==> flow/design.v <==
module fifo_simple #(
  parameter DP = 32,
  parameter DW = 24,
  parameter CUT_READY = 1,
  parameter ZEROOUT_WHENEMPTY = 0
) (
  input               clk,
  input               rst_n,
  input               w_req,
  output              unfull,
  input  [DW-1:0]     data_i,
  input               r_req,
  output              unempty,
  output [DW-1:0]     data_o
);
localparam AW = $clog2(DP);
reg [DW-1:0] mem [0:DP-1];
reg [AW-1:0] wptr;
reg [AW-1:0] rptr;
reg [AW:0]   cnt;
wire do_w = w_req & unfull;
wire do_r = r_req & unempty;
assign unfull  = (cnt != DP);
assign unempty = (cnt != 0);
assign data_o  = (ZEROOUT_WHENEMPTY != 0 && !unempty) ? {DW{1'b0}} : mem[rptr];
always @(posedge clk) begin
  if (do_w)
    mem[wptr] <= data_i;
end
always @(posedge clk) begin
  if (!rst_n) begin
    wptr <= 0;
    rptr <= 0;
    cnt  <= 0;
  end else begin
    if (do_w)
      wptr <= (wptr == DP-1) ? {AW{1'b0}} : wptr + 1'b1;
    if (do_r)
      rptr <= (rptr == DP-1) ? {AW{1'b0}} : rptr + 1'b1;
    case ({do_w, do_r})
      2'b10: cnt <= cnt + 1'b1;
      2'b01: cnt <= cnt - 1'b1;
      default: cnt <= cnt;
    endcase
  end
end
endmodule
module axis_1553_decoder #(
    parameter clock_speed = 20000000,
    parameter sample_rate = 2000000,
    parameter bit_slice_offset = 0,
    parameter invert_data = 0,
    parameter sample_select = 0
  ) 
  (
    input   aclk,
    input   arstn,
    input   parity_set,  
    output reg  [15:0]  m_axis_tdata,
    output reg          m_axis_tvalid,
    output reg  [7:0]   m_axis_tuser,
    input               m_axis_tready,
    input       [1:0]   diff
  );
    localparam integer base_1553_clock_rate = 1000000;
    localparam integer samples_per_mhz = sample_rate / base_1553_clock_rate;
    localparam integer cycles_per_mhz = clock_speed / base_1553_clock_rate;
    localparam integer delay_time = cycles_per_mhz * 4;
    localparam integer samples_to_skip = ((cycles_per_mhz > samples_per_mhz) ? cycles_per_mhz / samples_per_mhz : 0);
    localparam integer round_sample_select = ((sample_select == 0) ? samples_to_skip/2 : sample_select % samples_to_skip);
    localparam integer bit_rate_per_mhz = samples_per_mhz;
    localparam integer round_bit_slice_offset = ((cycles_per_mhz > samples_per_mhz) ? ((bit_slice_offset == 0) ? bit_rate_per_mhz/4 : bit_slice_offset % bit_rate_per_mhz) : 0);
    localparam integer sync_pulse_len = bit_rate_per_mhz * 3;
    localparam integer bits_per_trans = 20;
    localparam integer synth_bits_per_trans = (bits_per_trans*bit_rate_per_mhz);
    localparam diff_wait    = 5'h01;
    localparam data_cap     = 5'h03;
    localparam data_reduce  = 5'h07;
    localparam parity_gen   = 5'h0F;
    localparam trans        = 5'h1F;
    localparam error        = 5'h00;
    localparam [sync_pulse_len-1:0]sync_cmd_stat = {{sync_pulse_len/2{1'b0}}, {sync_pulse_len/2{1'b1}}};
    localparam [sync_pulse_len-1:0]sync_data     = {{sync_pulse_len/2{1'b1}}, {sync_pulse_len/2{1'b0}}};
    localparam cmd_data = 3'b010;
    localparam cmd_cmnd = 3'b100;
    localparam [(bit_rate_per_mhz)-1:0]bit_pattern = {{bit_rate_per_mhz/2{1'b1}}, {bit_rate_per_mhz/2{1'b0}}};
    localparam [synth_bits_per_trans-1:0]synth_clk = {bits_per_trans{bit_pattern}};
    integer bit_slice_index;
    reg [synth_bits_per_trans-1:0] reg_data;
    reg parity_bit;
    reg delay_bit;
    reg [4:0]  state;
    reg [15:0] data;
    reg [7:0]  cmd;
    reg [1:0]  p_diff;
    reg [clogb2(samples_to_skip):0]        skip_counter;
    reg [clogb2(delay_time)-1:0]           pause_counter;
    reg [clogb2(synth_bits_per_trans)-1:0] trans_counter;
    always @(posedge aclk) begin
      if(arstn == 1'b0) begin
        pause_counter <= delay_time-1;
      end else begin
        case (state)
          data_cap, diff_wait: begin
            pause_counter <= delay_time-1;
            if(diff[0] == diff[1]) begin
              pause_counter <= pause_counter - 1;
              if(pause_counter == 0) begin
                pause_counter <= 0;
              end
            end
          end
          default:
            pause_counter <= delay_time-1;
        endcase
      end
    end
    always @(posedge aclk) begin
      if(arstn == 1'b0) begin
        m_axis_tdata  <= 0;
        m_axis_tvalid <= 0;
        m_axis_tuser  <= 0;
      end else begin
        m_axis_tdata <= m_axis_tdata;
        m_axis_tvalid<= m_axis_tvalid;
        m_axis_tuser <= m_axis_tuser;
        case (state)
                  trans: begin
            m_axis_tdata  <= data;
            m_axis_tuser  <= cmd;
            m_axis_tvalid <= 1'b1;
          end
                          default: begin
            if(m_axis_tready == 1'b1) begin
              m_axis_tdata  <= 0;
              m_axis_tvalid <= 0;
              m_axis_tuser  <= 0;
            end
          end
          endcase
      end
    end
    always @(posedge aclk) begin
      if(arstn == 1'b0) begin
        state           <= error;
        data            <= 0;
        cmd             <= 0;
        parity_bit      <= 0;
        delay_bit       <= 0;
            end else begin
        case (state)
          diff_wait: begin
            state <= diff_wait;
            cmd           <= 0;
            data          <= 0;
            parity_bit    <= 0;
            delay_bit     <= 0;
            if(pause_counter == 0) begin
              delay_bit <= 1'b1;
            end
            if((diff[0] ^ diff[1]) && (skip_counter == 0)) begin
              state <= data_cap;
            end
          end
          data_cap: begin
            state <= data_cap;
                                if(trans_counter == 0) begin
              if(reg_data[synth_bits_per_trans-1:synth_bits_per_trans-sync_pulse_len] == sync_cmd_stat) begin
                state <= data_reduce;
                cmd[7:5] <= cmd_cmnd;
              end
              if(reg_data[synth_bits_per_trans-1:synth_bits_per_trans-sync_pulse_len] == sync_data) begin
                state <= data_reduce;
                cmd[7:5] <= cmd_data;
              end
            end
                      if(pause_counter == 0) begin
              state <= diff_wait;
              cmd   <= 0;
            end
          end
          data_reduce: begin
            state <= parity_gen;
            for(bit_slice_index = 0; bit_slice_index < 16; bit_slice_index = bit_slice_index + 1) begin
              data[bit_slice_index] <= (invert_data > 0 ? ~reg_data[bit_rate_per_mhz*(bit_slice_index+1)+round_bit_slice_offset] : reg_data[bit_rate_per_mhz*(bit_slice_index+1)+round_bit_slice_offset]);
            end
            parity_bit <= (invert_data > 0 ? ~reg_data[round_bit_slice_offset] : reg_data[round_bit_slice_offset]);
            cmd[1] <= (invert_data > 0 ? 1'b1 : 1'b0);
            cmd[2] <= delay_bit;
          end
          parity_gen: begin
            state <= trans;
            cmd[0] <= ~(~(^data) ^ parity_bit ^ parity_set);
          end
          trans:
            state <= diff_wait;
          default:
            state <= diff_wait;
        endcase
      end
    end
    always @(posedge aclk) begin
      if(arstn == 1'b0) begin
        p_diff        <= 2'b11;
        skip_counter  <= 0;
      end else begin
        p_diff <= diff;
        case (state)
          diff_wait, data_cap: begin
            skip_counter <= (samples_to_skip == 0 ? 0 : (skip_counter + 1) % samples_to_skip);          if((state == diff_wait) && (diff[0] == diff[1])) begin
              skip_counter <= skip_counter;
            end
            if((pause_counter == 0) && (diff[0] == diff[1])) begin
              skip_counter <= 0;
            end
            if((p_diff[0] == 0) && (diff[0] == 1)) begin
              skip_counter <= 0;
            end
            if((p_diff[1] == 0) && (diff[1] == 1)) begin
              skip_counter <= 0;
            end
          end
          error: begin
            p_diff        <= 2'b11;
            skip_counter  <= 0;
          end
          default: begin
            skip_counter <= (samples_to_skip == 0 ? 0 : (skip_counter + 1) % samples_to_skip);
          end
        endcase
      end
    end
      always @(posedge aclk) begin
      if(arstn == 1'b0) begin
        reg_data      <= synth_clk;
        trans_counter <= synth_bits_per_trans-1;
      end else begin
        case (state)
                  data_cap: begin
            if(skip_counter == round_sample_select) begin
              reg_data <= {reg_data[synth_bits_per_trans-2:0], p_diff[0]};
              trans_counter <= trans_counter - 1;
            end
            if((pause_counter == 0) && (diff[0] == diff[1])) begin
              reg_data <= synth_clk;
            end
            if(trans_counter == 0) begin
              trans_counter <= 0;
            end
          end
          trans: begin
            reg_data      <= synth_clk;
            trans_counter <= synth_bits_per_trans-1;
          end
          error: begin
            reg_data      <= synth_clk;
            trans_counter <= synth_bits_per_trans-1;
          end
          default: begin
            trans_counter <= synth_bits_per_trans-1;
          end
        endcase
      end
    end
    function integer clogb2;
      input [31:0] value;
      begin
          value = value - 1;
          for (clogb2 = 0; value > 0; clogb2 = clogb2 + 1) begin
              value = value >> 1;
          end
      end
    endfunction
endmodule
module axis_1553_encoder #(
    parameter clock_speed = 2000000,
    parameter sample_rate = 2000000
) 
(
    input aclk,
    input arstn,
    input parity_set,  
    input   [15:0]  s_axis_tdata,
    input           s_axis_tvalid,
    input   [7:0]   s_axis_tuser,
    output          s_axis_tready,
    output  reg [1:0]   diff,
    output  reg         en_diff
);
    localparam integer base_1553_clock_rate = 1000000;
    localparam integer samples_per_mhz = sample_rate / base_1553_clock_rate;
    localparam integer cycles_per_mhz = clock_speed / base_1553_clock_rate;
    localparam integer samples_to_skip = ((cycles_per_mhz > samples_per_mhz) ? cycles_per_mhz / samples_per_mhz - 1 : 0); 
    localparam integer bit_rate_per_mhz = samples_per_mhz;
    localparam integer delay_time = cycles_per_mhz * 4;
    localparam integer sync_pulse_len = bit_rate_per_mhz * 3;
    localparam integer bits_per_trans = 20;
    localparam integer synth_bits_per_trans = (bits_per_trans*bit_rate_per_mhz);
    localparam [(bit_rate_per_mhz)-1:0]bit_pattern = {{bit_rate_per_mhz/2{1'b1}}, {bit_rate_per_mhz/2{1'b0}}};
    localparam [synth_bits_per_trans-1:0]synth_clk = {bits_per_trans{bit_pattern}};
    localparam data_cap     = 3'd1;
    localparam data_invert  = 3'd2;
    localparam parity_gen   = 3'd3;
    localparam process_data = 4;
    localparam pause_ck     = 3'd5;
    localparam trans        = 3'd6;
    localparam error        = 3'd0;
    localparam [sync_pulse_len-1:0]sync_cmd_stat = {{sync_pulse_len/2{1'b0}}, {sync_pulse_len/2{1'b1}}};
    localparam [sync_pulse_len-1:0]sync_data     = {{sync_pulse_len/2{1'b1}}, {sync_pulse_len/2{1'b0}}};
    localparam cmd_data = 3'b010;
    localparam cmd_cmnd = 3'b100;
    localparam enable_diff_output = 1'b1;
    integer xor_index;
    integer cycle_index;
    reg [synth_bits_per_trans-1:0]reg_data;
    reg parity_bit;
    reg [2:0]  state;
    reg [15:0] data;
    reg [15:0] r_data;
    reg [7:0]  cmd;
    reg [clogb2(samples_to_skip):0]         skip_counter;
    reg [clogb2(delay_time)-1:0]            pause_counter;
    reg [clogb2(synth_bits_per_trans)-1:0]  trans_counter;
    reg [clogb2(synth_bits_per_trans)-1:0]  prev_trans_counter;
    assign s_axis_tready = (state == data_cap ? arstn : 0);
    always @(posedge aclk) begin
      if(arstn == 1'b0) begin
        pause_counter <= delay_time-1;
      end else begin
        case (state)
          trans:
            pause_counter <= delay_time-1;
          default: begin
            pause_counter <= pause_counter - 1;
            if(pause_counter == 0) begin
              pause_counter <= 0;
            end
          end
        endcase
      end
    end
    always @(posedge aclk) begin
      if(arstn == 1'b0) begin
        data        <= 0;
        cmd         <= 0;
      end else begin
        case (state)
          data_cap: begin
            if(s_axis_tvalid == 1'b1) begin
              data <= s_axis_tdata;
              cmd  <= s_axis_tuser;
            end
          end
          trans: begin
            data <= 0;
            cmd  <= 0;
          end
          default:begin
            data <= data;
            cmd  <= cmd;
          end
        endcase
      end
    end
    always @(posedge aclk) begin
      if(arstn == 1'b0) begin
        state       <= error;
        parity_bit  <= 0;
        reg_data    <= synth_clk;
      end else begin
        case (state)
          data_cap: begin
            state <= data_cap;
            reg_data <= synth_clk;
            parity_bit <= 0;
            r_data     <= 0;
            if(s_axis_tvalid == 1'b1) begin
              state <= data_invert;
            end
          end
          data_invert: begin
            state <= parity_gen;
            r_data <= data;
            if(cmd[1] == 1'b1) begin
              r_data <= ~data;
            end
          end
          parity_gen: begin
            state <= process_data;
            parity_bit <= (^r_data) ^ parity_set;
          end
          process_data: begin
            state <= pause_ck;
            if(cmd[2] == 1'b0) begin
                state <= trans;
            end
            case (cmd[7:5])
              cmd_data:
                reg_data[synth_bits_per_trans-1:synth_bits_per_trans-sync_pulse_len] <= sync_data;
              cmd_cmnd:
                reg_data[synth_bits_per_trans-1:synth_bits_per_trans-sync_pulse_len] <= sync_cmd_stat;
              default:
                reg_data[synth_bits_per_trans-1:synth_bits_per_trans-sync_pulse_len] <= 0;
            endcase
            reg_data[bit_rate_per_mhz-1:0] <= reg_data[bit_rate_per_mhz-1:0] ^ {bit_rate_per_mhz{parity_bit}} ^ {bit_rate_per_mhz{cmd[0]}};
            for(xor_index = 0; xor_index < 16; xor_index = xor_index + 1) begin
              for(cycle_index = (bit_rate_per_mhz*xor_index)+(bit_rate_per_mhz); cycle_index < (bit_rate_per_mhz*xor_index)+(bit_rate_per_mhz*2); cycle_index = cycle_index + 1)
                reg_data[cycle_index] <= reg_data[cycle_index] ^ r_data[xor_index];
            end
          end
          pause_ck: begin
            state <= pause_ck;
            if(pause_counter == 0) begin
              state <= trans;
            end
          end
          trans: begin
            state <= trans;
            if((trans_counter == 0) && (prev_trans_counter == 0) && (skip_counter == samples_to_skip)) begin
              state <= data_cap;
            end
          end
          default:
            state <= data_cap;
        endcase
      end
    end
    always @(posedge aclk) begin
      if(arstn == 1'b0) begin
        diff                <= 0;
        en_diff             <= ~enable_diff_output;
        trans_counter       <= synth_bits_per_trans-1;
        prev_trans_counter  <= synth_bits_per_trans-1;
      end 
      else begin
        prev_trans_counter <= trans_counter;
        case (state)
          trans: begin
            skip_counter <= skip_counter + 1;
            en_diff <= enable_diff_output;
            diff[0] <= reg_data[trans_counter];
            diff[1] <= ~reg_data[trans_counter];
            if(skip_counter == samples_to_skip) begin
              trans_counter <= trans_counter - 1;
              skip_counter <= 0;
            end
                      if(trans_counter == 0) begin
              trans_counter <= 0;
            end
          end
          default: begin
                      diff                <= 0;
            skip_counter        <= 0;
            en_diff             <= ~enable_diff_output;
            trans_counter       <= synth_bits_per_trans-1;
            prev_trans_counter  <= synth_bits_per_trans-1;
          end
          endcase
      end
    end
    function integer clogb2;
      input [31:0] value;
      begin
          value = value - 1;
          for (clogb2 = 0; value > 0; clogb2 = clogb2 + 1) begin
              value = value >> 1;
          end
      end
    endfunction
endmodule
module Core_1553B
(
  input clk,
  input rst_n,
  input parity_set,
  input  r_fifo_rd,
  output r_fifo_unempty,
  output [23:0] r_fifo_data,
  input  w_fifo_wd,
  output w_fifo_unfull,
  input  [23:0] w_fifo_data,
  input  [1:0] rx_1553,
  output [1:0] tx_1553,
  output en_tx_1553
);
wire [15:0]   m1553_decoder_data;
wire          m1553_decoder_valid;
wire [ 7:0]   m1553_decoder_user;
wire          m1553_decoder_ready;
wire [15:0]   m1553_encoder_data;
wire          m1553_encoder_valid;
wire [ 7:0]   m1553_encoder_user;
wire          m1553_encoder_ready;
axis_1553_decoder mil1553_decoder (
  .aclk(clk),
  .arstn(rst_n),
  .parity_set   (parity_set),
  .m_axis_tdata(m1553_decoder_data),
  .m_axis_tvalid(m1553_decoder_valid),
  .m_axis_tuser(m1553_decoder_user),
  .m_axis_tready(m1553_decoder_ready),
  .diff(rx_1553)
);
fifo_simple #(
  .DP           (32),
  .DW           (16+8),
  .CUT_READY    (1),
  .ZEROOUT_WHENEMPTY  (0)
) decoder_fifo (
  .clk        (clk),
  .rst_n      (rst_n),
  .w_req      (m1553_decoder_valid),
  .unfull     (m1553_decoder_ready),
  .data_i     ({m1553_decoder_user, m1553_decoder_data}),
  .r_req      (r_fifo_rd),
  .unempty    (r_fifo_unempty),
  .data_o     (r_fifo_data)
);
axis_1553_encoder mil1553_encoder (
  .aclk(clk),
  .arstn(rst_n),
  .parity_set   (parity_set),
  .s_axis_tdata(m1553_encoder_data),
  .s_axis_tvalid(m1553_encoder_valid),
  .s_axis_tuser(m1553_encoder_user),
  .s_axis_tready(m1553_encoder_ready),
  .diff(tx_1553),
  .en_diff(en_tx_1553)
);
fifo_simple #(
  .DP           (32),
  .DW           (16+8),
  .CUT_READY    (1),
  .ZEROOUT_WHENEMPTY  (0)
) encoder_fifo (
  .clk        (clk),
  .rst_n      (rst_n),
  .w_req      (w_fifo_wd),
  .unfull     (w_fifo_unfull),
  .data_i     (w_fifo_data),
  .r_req      (m1553_encoder_ready),
  .unempty    (m1553_encoder_valid),
  .data_o     ({m1553_encoder_user, m1553_encoder_data})
);
endmodule
module APB_Slave_Interface#(
    parameter DATAWIDTH = 32,
    parameter REGSNUM = 8
)(
    APB_CLK,
    APB_RESETn,
    APB_RDATA,
    APB_READY,
    APB_SLVERR,
    APB_STRB,
    APB_PROT,
    APB_ADDR,
    APB_ENABLE,
    APB_WRITE,
    APB_WDATA,
    APB_SEL,
    RegsDataOut,
    RegsDataIn,
    beWrdOut,
    beReadOut,
    RegsAddrOut
);
function integer clogb2( 
    input integer data
);
begin
    if(data == 0)
        clogb2 = 1;
    else if(data != 0)
        for(clogb2 = 0; data > 0;clogb2 = clogb2 + 1)
            data = data >> 1;
end
endfunction
localparam REGS_ADDRWIDTH = clogb2(REGSNUM-1);
localparam ADDR_LSB = (DATAWIDTH/32) + 1;
localparam APB_STRB_WIDTH = (DATAWIDTH<=32) ? 4 : 8;
input                               APB_CLK;
input                               APB_RESETn;
output       [DATAWIDTH-1 : 0]      APB_RDATA;
output                              APB_READY;
output                              APB_SLVERR;
input wire  [APB_STRB_WIDTH-1 : 0]  APB_STRB;
input wire  [2 : 0]                 APB_PROT;
input wire                          APB_ENABLE;
input wire                          APB_WRITE;
input wire  [DATAWIDTH-1 : 0]       APB_WDATA;
input wire  [DATAWIDTH-1 : 0]       APB_ADDR;
input wire                          APB_SEL;
output wire [DATAWIDTH*REGSNUM-1 : 0]  RegsDataOut;
input wire  [DATAWIDTH*REGSNUM-1 : 0]  RegsDataIn;
output reg                              beWrdOut;
output reg                              beReadOut;
output reg  [REGS_ADDRWIDTH-1 : 0]      RegsAddrOut;
wire        [REGS_ADDRWIDTH-1 : 0]      regsAddr;
assign regsAddr = APB_ADDR[REGS_ADDRWIDTH+ADDR_LSB-1 : ADDR_LSB];
reg [DATAWIDTH-1 : 0] APB_RDATA_R;
reg APB_READY_R;
reg APB_SLVERR_R;
assign APB_RDATA = APB_RDATA_R;
assign APB_READY = APB_READY_R;
assign APB_SLVERR = APB_SLVERR_R;
reg [DATAWIDTH-1 : 0] DeviceRegs [REGSNUM-1 : 0];
wire [DATAWIDTH-1:0] DeviceRegs_r [REGSNUM-1 : 0];
genvar i;
generate
    for(i=0; i<REGSNUM; i = i+1) begin: link_regs
        assign RegsDataOut[(i+1)*DATAWIDTH-1 : i*DATAWIDTH] = DeviceRegs[i];
        assign DeviceRegs_r[i] = RegsDataIn[(i+1)*DATAWIDTH-1 : i*DATAWIDTH];
    end
endgenerate
localparam First  = 2'd0;
localparam Second = 2'd1;
localparam Third  = 2'd2;
reg [1 : 0] APBState;
integer k;
always @(posedge APB_CLK or negedge APB_RESETn )
begin
    if (!APB_RESETn) begin
        APBState <= First;
        APB_RDATA_R <= 0;
        APB_READY_R <= 0;
        APB_SLVERR_R <= 0;
        RegsAddrOut <= 0;
        beWrdOut <= 0;
        beReadOut <= 0;
        for(k=0; k<REGSNUM; k=k+1)begin
            DeviceRegs[k] <= 0;
        end
    end
    else begin
        case(APBState)
            First: begin
                if(APB_SEL && (regsAddr < REGSNUM)) begin
                    RegsAddrOut <= regsAddr;
                    APBState <= Second;
                end
            end
            Second: begin
                if(APB_ENABLE) begin
                    if(APB_WRITE) begin
                        beWrdOut <= 1;
                        DeviceRegs[regsAddr] <= APB_WDATA;
                    end
                    else begin
                        beReadOut <= 1;
                        APB_RDATA_R <= DeviceRegs_r[RegsAddrOut];
                    end
                    APB_READY_R <= 1;
                    APB_SLVERR_R <= 0;
                    APBState <= Third;
                end
            end
            Third: begin
                APB_READY_R <= 0;
                APB_SLVERR_R <= 0;
                beWrdOut <= 0;
                beReadOut <= 0;
                APBState <= First;
            end
            default: APBState <= First;
        endcase
    end
end
endmodule
module Top_1553B_APB
(
  APB_CLK,
  APB_RESETn,
  APB_RDATA,
  APB_READY,
  APB_SLVERR,
  APB_STRB,
  APB_PROT, 
  APB_ADDR,
  APB_ENABLE,
  APB_WRITE,
  APB_WDATA,
  APB_SEL,
  rx0_1553,
  tx0_1553,
  tx0_en,
  rx1_1553,
  tx1_1553,
  tx1_en
);
localparam DATAWIDTH = 32;
localparam APB_STRB_WIDTH = 8;
localparam REGSNUM = 8;
localparam REGS_ADDRWIDTH = 3;
input                               APB_CLK;
input                               APB_RESETn;
output [DATAWIDTH-1 : 0]            APB_RDATA;
output                              APB_READY;
output                              APB_SLVERR;
input  [APB_STRB_WIDTH-1 : 0]       APB_STRB;
input  [2 : 0]                      APB_PROT;
input  [DATAWIDTH-1 : 0]            APB_ADDR;
input                               APB_ENABLE;
input                               APB_WRITE;
input  [DATAWIDTH-1 : 0]            APB_WDATA;
input                               APB_SEL;
input     [1:0] rx0_1553;
output    [1:0] tx0_1553;
output    tx0_en;
input     [1:0] rx1_1553;
output    [1:0] tx1_1553;
output    tx1_en;
wire [DATAWIDTH*REGSNUM-1 : 0]    RegsDataOut;
wire [DATAWIDTH*REGSNUM-1 : 0]    RegsDataIn;
wire                              beWrdOut;
wire                              beReadOut;
wire [REGS_ADDRWIDTH-1 : 0]       RegsAddrOut;
APB_Slave_Interface#(
    .DATAWIDTH  (DATAWIDTH),
    .REGSNUM    (REGSNUM)
)APB_Inter_inst(
    .APB_CLK(APB_CLK),
    .APB_RESETn(APB_RESETn),
    .APB_RDATA(APB_RDATA),
    .APB_READY(APB_READY),
    .APB_SLVERR(APB_SLVERR),
    .APB_STRB(APB_STRB),
    .APB_PROT(APB_PROT), 
    .APB_ADDR(APB_ADDR),
    .APB_ENABLE(APB_ENABLE),
    .APB_WRITE(APB_WRITE),
    .APB_WDATA(APB_WDATA),
    .APB_SEL(APB_SEL),
    .RegsDataOut (RegsDataOut),
    .RegsDataIn  (RegsDataIn),
    .beWrdOut    (beWrdOut),
    .beReadOut   (beReadOut),
    .RegsAddrOut (RegsAddrOut)
);
wire [DATAWIDTH-1:0] rxreg_one_read;
assign RegsDataIn[3*DATAWIDTH-1 : 2*DATAWIDTH]= rxreg_one_read;
wire rxreg_one_read_sel = beReadOut & (RegsAddrOut == 2);
assign rxreg_one_read[30:24] = 0;
wire [DATAWIDTH-1:0] txreg_one_write = RegsDataOut[4*DATAWIDTH-1 : 3*DATAWIDTH];
wire txreg_one_write_sel = beWrdOut & (RegsAddrOut == 3);
wire [DATAWIDTH-1:0] txreg_one_read;
assign RegsDataIn[4*DATAWIDTH-1 : 3*DATAWIDTH] = txreg_one_read;
assign txreg_one_read[31:1] = 0;
assign RegsDataIn[2*DATAWIDTH-1 : 0] = 0;
assign RegsDataIn[DATAWIDTH*REGSNUM-1 : 4*DATAWIDTH] = 0;
assign tx1_1553 = 2'b00;
assign tx1_en = 1'b0;
Core_1553B CoreOne_inst
(
  .clk              (APB_CLK),
  .rst_n            (APB_RESETn),
  .parity_set       (1'b0),
  .r_fifo_rd        (rxreg_one_read_sel),
  .r_fifo_unempty   (rxreg_one_read[31]),
  .r_fifo_data      (rxreg_one_read[23:0]),
  .w_fifo_wd        (txreg_one_write_sel),
  .w_fifo_unfull    (txreg_one_read[0]),
  .w_fifo_data      (txreg_one_write[23:0]),
  .rx_1553          (rx0_1553),
  .tx_1553          (tx0_1553),
  .en_tx_1553       (tx0_en)
);
endmodule
Memo
Re: synthesis data of Top_1553B_APB

Step by step through the tools: Top_1553B_APB:

Module Top_1553B_APB before and after one edit of its RTL, step after step.
"before" refers to lines of the RTL above, "after" to lines of the edited file.
"difference": "after" minus "before" as printed here. "relative change": 100 x difference / "before".
Operators: Yosys type, input widths -> output width; for muxes data width and select width s.
A cell with n/a has no value.

* design top: Top_1553B_APB
* clock port: APB_CLK
* standard-cell library: sky130hd
* timing corner: tt_025C_1v80

The edit:

Unified diff, file above to edited file.
A script made this edit. It changes what the design does and was not meant as an optimisation.

```diff
@@ -20,5 +20,5 @@
 reg [AW:0]   cnt;
 wire do_w = w_req & unfull;
-wire do_r = r_req & unempty;
+wire do_r = r_req + unempty;
 assign unfull  = (cnt != DP);
 assign unempty = (cnt != 0);
```

Word level:

Source: Yosys, flattened and elaborated. Widths are those after wreduce. Print and check cells do not count.
Yosys's memory passes give these memory sizes; they may raise the number of words (mostly to a power of two), join words into wider ones and drop unused or constant bits.

Cells by class
* $add $sub $neg: before 14, after 16, difference +2, relative change +14.29%
* div/mod/pow operators: before 1, after 1, difference 0, relative change 0.00%
* order comparisons: before 1, after 1, difference 0, relative change 0.00%
* equality and inequality tests: before 47, after 47, difference 0, relative change 0.00%
* shifts and indexed selects: before 1, after 1, difference 0, relative change 0.00%
* muxes and demuxes: before 134, after 134, difference 0, relative change 0.00%
* bitwise gates (word level): before 54, after 52, difference -2, relative change -3.70%
* reductions and logical operators: before 66, after 66, difference 0, relative change 0.00%

Operators by type and width
* $and 1x1->1: before 6, after 4, difference -2, relative change -33.33%
* $add 1x1->1: before 0, after 2, difference +2
* $pmux 1 s2: before 55, after 55, difference 0, relative change 0.00%
* $xor 1x1->1: before 34, after 34, difference 0, relative change 0.00%
* $mux 1: before 14, after 14, difference 0, relative change 0.00%
* $mux 5: before 14, after 14, difference 0, relative change 0.00%
* $reduce_bool 2->1: before 14, after 14, difference 0, relative change 0.00%
* $reduce_and 2->1: before 12, after 12, difference 0, relative change 0.00%
* $not 1->1: before 11, after 11, difference 0, relative change 0.00%
* $mux 3: before 10, after 10, difference 0, relative change 0.00%
* $eq 3x3->1 const B: before 8, after 8, difference 0, relative change 0.00%
* $logic_and 1x1->1: before 8, after 8, difference 0, relative change 0.00%
* $mux 2: before 7, after 7, difference 0, relative change 0.00%
* $eq 3x2->1 const B: before 6, after 6, difference 0, relative change 0.00%
* $reduce_or 2->1: before 6, after 6, difference 0, relative change 0.00%
* $eq 5x5->1 const B: before 5, after 5, difference 0, relative change 0.00%
* $ne 2x2->1 const B: before 5, after 5, difference 0, relative change 0.00%
* $reduce_and 3->1: before 5, after 5, difference 0, relative change 0.00%
* $add 5x1->5 const B: before 4, after 4, difference 0, relative change 0.00%
* $mux 16: before 4, after 4, difference 0, relative change 0.00%
* $mux 6: before 4, after 4, difference 0, relative change 0.00%
* $pmux 6 s2: before 4, after 4, difference 0, relative change 0.00%
* $sub 6x1->6 const B: before 4, after 4, difference 0, relative change 0.00%
* $eq 2x1->1 const B: before 3, after 3, difference 0, relative change 0.00%
* $eq 2x2->1 const B: before 3, after 3, difference 0, relative change 0.00%
* $logic_not 6->1: before 3, after 3, difference 0, relative change 0.00%
* $mux 8: before 3, after 3, difference 0, relative change 0.00%
* $pmux 2 s2: before 3, after 3, difference 0, relative change 0.00%

The list need not be complete.

Storage and ports
* flip-flop bits (word level): before 348, after 348, difference 0, relative change 0.00%
* RAM bits: before 1536, after 1536, difference 0, relative change 0.00%
* word width x clocked read ports: before 48, after 48, difference 0, relative change 0.00%
* memory cells: before 2, after 2, difference 0, relative change 0.00%
* bits of input ports: before 84, after 84, difference 0, relative change 0.00%
* output and inout bits: before 40, after 40, difference 0, relative change 0.00%
* word-level cells: before 367, after 367, difference 0, relative change 0.00%

Memory list
* words x width with read and write ports: before CoreOne_inst.decoder_fifo.mem 32 x 24 bit 1R1W; CoreOne_inst.encoder_fifo.mem 32 x 24 bit 1R1W, after CoreOne_inst.decoder_fifo.mem 32 x 24 bit 1R1W; CoreOne_inst.encoder_fifo.mem 32 x 24 bit 1R1W

Longest topological paths:

Yosys ltp: most cells in a row. Word level: on the elaborated netlist, between registers, memories and ports. Mapped: between sequential cells and ports; inverters and the memories' decode and read muxes count.

Depth
* depth after elaboration: before 7, after 7, difference 0, relative change 0.00%
* ABC_AREA: before 0, after 0
* mapped depth: before 15, after 15, difference 0, relative change 0.00%
* gate-level depth less buffers: before 13, after 13, difference 0, relative change 0.00%

After synthesis:

The flow's flattened synthesis, as Yosys stat reports it; memories are mapped. The netlist is that of the ABC_AREA named above (0 if unset); the other value can give another one.

Mapped netlist
* cells in the netlist: before 3522, after 3518, difference -4, relative change -0.11%
* mapped area (sq um): before 65854.4, after 65834.4, difference -20.0, relative change -0.03%
* sequential part of the area (sq um): before 47857.1, after 47857.1, difference 0.0, relative change 0.00%
* flip-flop cells: before 1681, after 1681, difference 0, relative change 0.00%
* buffer cells: before 199, after 200, difference +1, relative change +0.50%

Cells by type
* sky130_fd_sc_hd__o21ai_1: before 45, after 2, difference -43, relative change -95.56%
* sky130_fd_sc_hd__mux2i_1: before 52, after 24, difference -28, relative change -53.85%
* sky130_fd_sc_hd__o21ai_0: before 70, after 97, difference +27, relative change +38.57%
* sky130_fd_sc_hd__nor2b_1: before 3, after 28, difference +25, relative change +833.33%
* sky130_fd_sc_hd__nand2_1: before 168, after 145, difference -23, relative change -13.69%
* sky130_fd_sc_hd__a221o_1: before 0, after 22, difference +22
* sky130_fd_sc_hd__clkbuf_1: before 105, after 119, difference +14, relative change +13.33%
* sky130_fd_sc_hd__nor2_1: before 212, after 203, difference -9, relative change -4.25%
* sky130_fd_sc_hd__inv_1: before 41, after 50, difference +9, relative change +21.95%
* sky130_fd_sc_hd__buf_1: before 22, after 14, difference -8, relative change -36.36%
* sky130_fd_sc_hd__and3_1: before 28, after 22, difference -6, relative change -21.43%
* sky130_fd_sc_hd__mux2_2: before 25, after 30, difference +5, relative change +20.00%
* sky130_fd_sc_hd__buf_6: before 7, after 2, difference -5, relative change -71.43%
* sky130_fd_sc_hd__a211oi_1: before 3, after 8, difference +5, relative change +166.67%
* sky130_fd_sc_hd__nor3_1: before 45, after 49, difference +4, relative change +8.89%
* sky130_fd_sc_hd__buf_2: before 32, after 36, difference +4, relative change +12.50%
* sky130_fd_sc_hd__and2_1: before 25, after 29, difference +4, relative change +16.00%
* sky130_fd_sc_hd__nand4_1: before 9, after 13, difference +4, relative change +44.44%

The list need not be complete.
By module: a second synthesis without flattening, with its own total; a netlist apart from the flattened one above.

Second synthesis, totals
* cells (unflattened synthesis): before 5123, after 4603, difference -520, relative change -10.15%
* area total of the unflattened synthesis (sq um): before 84529.8, after 84637.4, difference +107.6, relative change +0.13%

Each row is one instance without its submodules.

Modules, before
* fifo_simple: times used 2, cells 1534, area 30395.4 sq um, sequential area 23482.5 sq um
* APB_Slave_Interface: times used 1, cells 941, area 12976.2 sq um, sequential area 7433.4 sq um
* axis_1553_encoder: times used 1, cells 589, area 6103.4 sq um, sequential area 3193.1 sq um
* axis_1553_decoder: times used 1, cells 519, area 4609.4 sq um, sequential area 2182.1 sq um
* Top_1553B_APB: times used 1, cells 6, area 50.0 sq um, sequential area 0.0 sq um
* Core_1553B: times used 1, cells 0, area 0.0 sq um, sequential area 0.0 sq um

Modules, after
* fifo_simple: times used 2, cells 1274, area 30449.2 sq um, sequential area 23482.5 sq um
* APB_Slave_Interface: times used 1, cells 941, area 12976.2 sq um, sequential area 7433.4 sq um
* axis_1553_encoder: times used 1, cells 589, area 6103.4 sq um, sequential area 3193.1 sq um
* axis_1553_decoder: times used 1, cells 519, area 4609.4 sq um, sequential area 2182.1 sq um
* Top_1553B_APB: times used 1, cells 6, area 50.0 sq um, sequential area 0.0 sq um
* Core_1553B: times used 1, cells 0, area 0.0 sq um, sequential area 0.0 sq um

Path before layout:

OpenSTA on the mapped netlist: ideal clock, no wires. The path of least setup slack (recovery checks aside). Input and output delay are each 20% of the period. Register names are those of the netlist, which keeps one name where synthesis merged equal registers.

Timing after synthesis
* kind: before input -> register, after input -> register
* from: before input APB_RESETn, after input APB_RESETn
* to: before register CoreOne_inst.encoder_fifo.cnt[5], after register CoreOne_inst.encoder_fifo.cnt[5]
* period (ns): before 10.0, after 10.0, difference 0.0, relative change 0.00%
* external input delay (ns): before 2.000, after 2.000, difference 0.000, relative change 0.00%
* library setup time (ns): before 0.072, after 0.128, difference +0.056
* time at the first pin (ns): before 2.000, after 2.000, difference 0.000, relative change 0.00%
* data arrival time (ns): before 4.408, after 4.050, difference -0.358, relative change -8.12%
* data required time (ns): before 9.928, after 9.872, difference -0.056, relative change -0.56%
* setup slack (ns): before 5.520, after 5.823, difference +0.303
* delay of the path (ns): before 2.480, after 2.178, difference -0.302, relative change -12.18%
* driving pins on the path: before 13, after 11, difference -2, relative change -15.38%
* buffers on the path: before 3, after 0, difference -3, relative change -100.00%
* synthesis period reached (ns): before 4.48, after 4.177, difference -0.303, relative change -6.76%

"delay of the path" = arrival - input delay + setup time.
"driving pins on the path" counts driving pins, that of a launching flip-flop among them; a cell with two outputs on the path counts twice.
"synthesis period reached" = period - worst setup slack (recovery checks aside). The figure is calculated, with input and output delays left at 20% of the set period.
The rows between start and end are the longest chain of elaborated cells between them; the timing report does not say that the signal goes this way. Where chains are equally long, one stands for them.
A line is the first line of the expression or statement that the cell stems from. Yosys adds cells for indexed reads and writes and turns some case tables into memories.
At most two assigning lines are given for a register; there are more.

Between the ends, after synthesis, before:
* path through: sky130_fd_sc_hd__clkbuf_1 > sky130_fd_sc_hd__clkinv_1 > sky130_fd_sc_hd__clkbuf_1 > sky130_fd_sc_hd__buf_1 > sky130_fd_sc_hd__nor2_1 > sky130_fd_sc_hd__ha_1 > sky130_fd_sc_hd__ha_1 > sky130_fd_sc_hd__a21o_1 > sky130_fd_sc_hd__a21oi_1 > sky130_fd_sc_hd__o21bai_1 > sky130_fd_sc_hd__a21oi_1 > sky130_fd_sc_hd__mux2i_1 > sky130_fd_sc_hd__mux2i_1
* length of the longest elaborated chain: 4
* elaborated cells between the ends (all ways): 6
* source lines of those cells: 3
* classes of those cells: 2 x eq/ne; 2 x mux; 1 x logic; 1 x reduce/logical

Ends and longest elaborated chain, after synthesis, before
* start, declared: line 696 `input                               APB_RESETn;`
* $mux 1: line 325 `assign s_axis_tready = (state == data_cap ? arstn : 0);`
* $and 1x1->1: line 22 `wire do_r = r_req & unempty;`
* $eq 2x1->1: line 40 `case ({do_w, do_r})`
* $pmux 6 s2: line 40
* end, assigned: line 41 `2'b10: cnt <= cnt + 1'b1;`
* end, assigned: line 42 `2'b01: cnt <= cnt - 1'b1;`
* end, declared: line 20 `reg [AW:0]   cnt;`

Some nets on the timed path still bear RTL names; the line given drives or declares the net.

Nets with RTL names, path after synthesis, before (line)
* CoreOne_inst.encoder_fifo.do_r: 22

Between the ends, after synthesis, after:
* path through: sky130_fd_sc_hd__nand2_1 > sky130_fd_sc_hd__xnor2_1 > sky130_fd_sc_hd__inv_1 > sky130_fd_sc_hd__ha_1 > sky130_fd_sc_hd__ha_1 > sky130_fd_sc_hd__a21o_1 > sky130_fd_sc_hd__a21oi_1 > sky130_fd_sc_hd__o21a_1 > sky130_fd_sc_hd__o311ai_0 > sky130_fd_sc_hd__xnor2_1 > sky130_fd_sc_hd__nor2_1
* length of the longest elaborated chain: 4
* elaborated cells between the ends (all ways): 6
* source lines of those cells: 3
* classes of those cells: 1 x add/sub; 2 x eq/ne; 2 x mux; 1 x reduce/logical

Ends and longest elaborated chain, after synthesis, after
* start, declared: line 696 `input                               APB_RESETn;`
* $mux 1: line 325 `assign s_axis_tready = (state == data_cap ? arstn : 0);`
* $add 1x1->1: line 22 `wire do_r = r_req + unempty;`
* $eq 2x1->1: line 40 `case ({do_w, do_r})`
* $pmux 6 s2: line 40
* end, assigned: line 41 `2'b10: cnt <= cnt + 1'b1;`
* end, assigned: line 42 `2'b01: cnt <= cnt - 1'b1;`
* end, declared: line 20 `reg [AW:0]   cnt;`

Path in the finished layout:

From the final timing report of the runs of set A: the path of least setup slack in the routed layout; clock arrival at registers is part of the times.

Timing after layout
* kind: before register -> register, after input -> register
* from: before register (no name shown), after input APB_RESETn
* to: before register CoreOne_inst.mil1553_encoder.data[12], after register CoreOne_inst.mil1553_decoder.data[2]
* period (ns): before 10.0, after 10.0, difference 0.0, relative change 0.00%
* external input delay (ns): after 2.00
* library setup time (ns): before 0.12, after 0.05, difference -0.07
* time at the first pin (ns): before 0.77, after 2.00, difference +1.23, relative change +159.74%
* data arrival time (ns): before 4.79, after 5.04, difference +0.25, relative change +5.22%
* data required time (ns): before 10.67, after 10.73, difference +0.06, relative change +0.56%
* setup slack (ns): before 5.88, after 5.70, difference -0.18
* driving pins on the path: before 7, after 6, difference -1, relative change -14.29%
* buffers on the path: before 2, after 4, difference +2, relative change +100.00%

At most two assigning lines are given for a register; there are more.

Between the ends, after layout, before:
* path through: sky130_fd_sc_hd__dfxtp_4 > sky130_fd_sc_hd__buf_4 > sky130_fd_sc_hd__buf_4 > sky130_fd_sc_hd__mux4_2 > sky130_fd_sc_hd__mux4_2 > sky130_fd_sc_hd__mux2i_1 > sky130_fd_sc_hd__o21ai_1

Ends and longest elaborated chain, after layout, before
* end, assigned: line 350 `data <= s_axis_tdata;`
* end, assigned: line 359 `data <= data;`
* end, declared: line 318 `reg [15:0] data;`

before: No chain of elaborated cells between the ends is given.

Between the ends, after layout, after:
* path through: sky130_fd_sc_hd__buf_6 > sky130_fd_sc_hd__buf_4 > sky130_fd_sc_hd__buf_4 > sky130_fd_sc_hd__buf_4 > sky130_fd_sc_hd__and2_1 > sky130_fd_sc_hd__a22o_1

Ends and longest elaborated chain, after layout, after
* start, declared: line 696 `input                               APB_RESETn;`
* end, assigned: line 146 `data            <= 0;`
* end, assigned: line 185 `data[bit_slice_index] <= (invert_data > 0 ? ~reg_data[bit_rate_per_mhz*(bit_slice_index+1)+round_bit_slice_off ...`
* end, declared: line 93 `reg [15:0] data;`

after: No chain of elaborated cells between the ends is given.

Measured runs:

Both versions went through the flow (Yosys, OpenROAD) with the same settings in each pair. Constraints: input delay and output delay 20% of the set period each, output load 0.01 pF.

Settings, set A:
* period_ns: 10.0
* CAP_MARGIN: 20
* CORE_MARGIN: 2
* CORE_UTILIZATION: 40
* SLEW_MARGIN: 20

Measured results, set A
* synthesis area (sq um): before 65854.4, after 65834.4, difference -20.0, relative change -0.03%
* total die area (sq um): before 167899.0, after 167846.0, difference -53.0, relative change -0.03%
* standard-cell area after layout (sq um): before 75299.7, after 74866.8, difference -432.9, relative change -0.57%
* utilization after layout (%): before 46.2, after 45.9, difference -0.3
* setup slack of the critical path (ns): before 5.876, after 5.696, difference -0.180
* total negative slack on setup checks (ns): before 0.000, after 0.000, difference 0.000
* worst hold slack (ns): before 0.456, after 0.469, difference +0.013
* total power of the final layout (uW): before 14657, after 17071, difference +2414, relative change +16.47%
* clock period reached (ns): before 4.124, after 4.304, difference +0.180, relative change +4.36%

Settings, set B:
* ABC_AREA: 1
* CAP_MARGIN: 35
* CELL_PAD_IN_SITES_DETAIL_PLACEMENT: 0
* CELL_PAD_IN_SITES_GLOBAL_PLACEMENT: 1
* CORE_ASPECT_RATIO: 1.72
* CORE_UTILIZATION: 35
* CTS_CLUSTER_DIAMETER: 311
* CTS_CLUSTER_SIZE: 17
* GPL_ROUTABILITY_DRIVEN: 0
* MAX_ROUTING_LAYER: met5
* MIN_ROUTING_LAYER: met2
* PLACE_DENSITY: 0.49
* TNS_END_PERCENT: 40
* period_ns: 6.64
* CORE_MARGIN: 2
* SLEW_MARGIN: 20

Measured results, set B
* synthesis area (sq um): before 68827.3, after 68690.9, difference -136.4, relative change -0.20%
* total die area (sq um): before 200344.0, after 199952.0, difference -392.0, relative change -0.20%
* standard-cell area after layout (sq um): before 76215.6, after 76534.7, difference +319.1, relative change +0.42%
* utilization after layout (%): before 39.0, after 39.2, difference +0.2
* setup slack of the critical path (ns): before 2.835, after 2.674, difference -0.161
* total negative slack on setup checks (ns): before 0.000, after 0.000, difference 0.000
* worst hold slack (ns): before 0.462, after 0.453, difference -0.009
* total power of the final layout (uW): before 22097, after 26368, difference +4271, relative change +19.33%
* clock period reached (ns): before 3.805, after 3.966, difference +0.161, relative change +4.23%

By "clock period reached" is meant the clock period of the run minus its worst setup slack. This is arithmetic on one report: input and output delays are still those of the set period (20% each).
"total power of the final layout" rests on the timing tool's default activity at the inputs, not on a simulated workload.
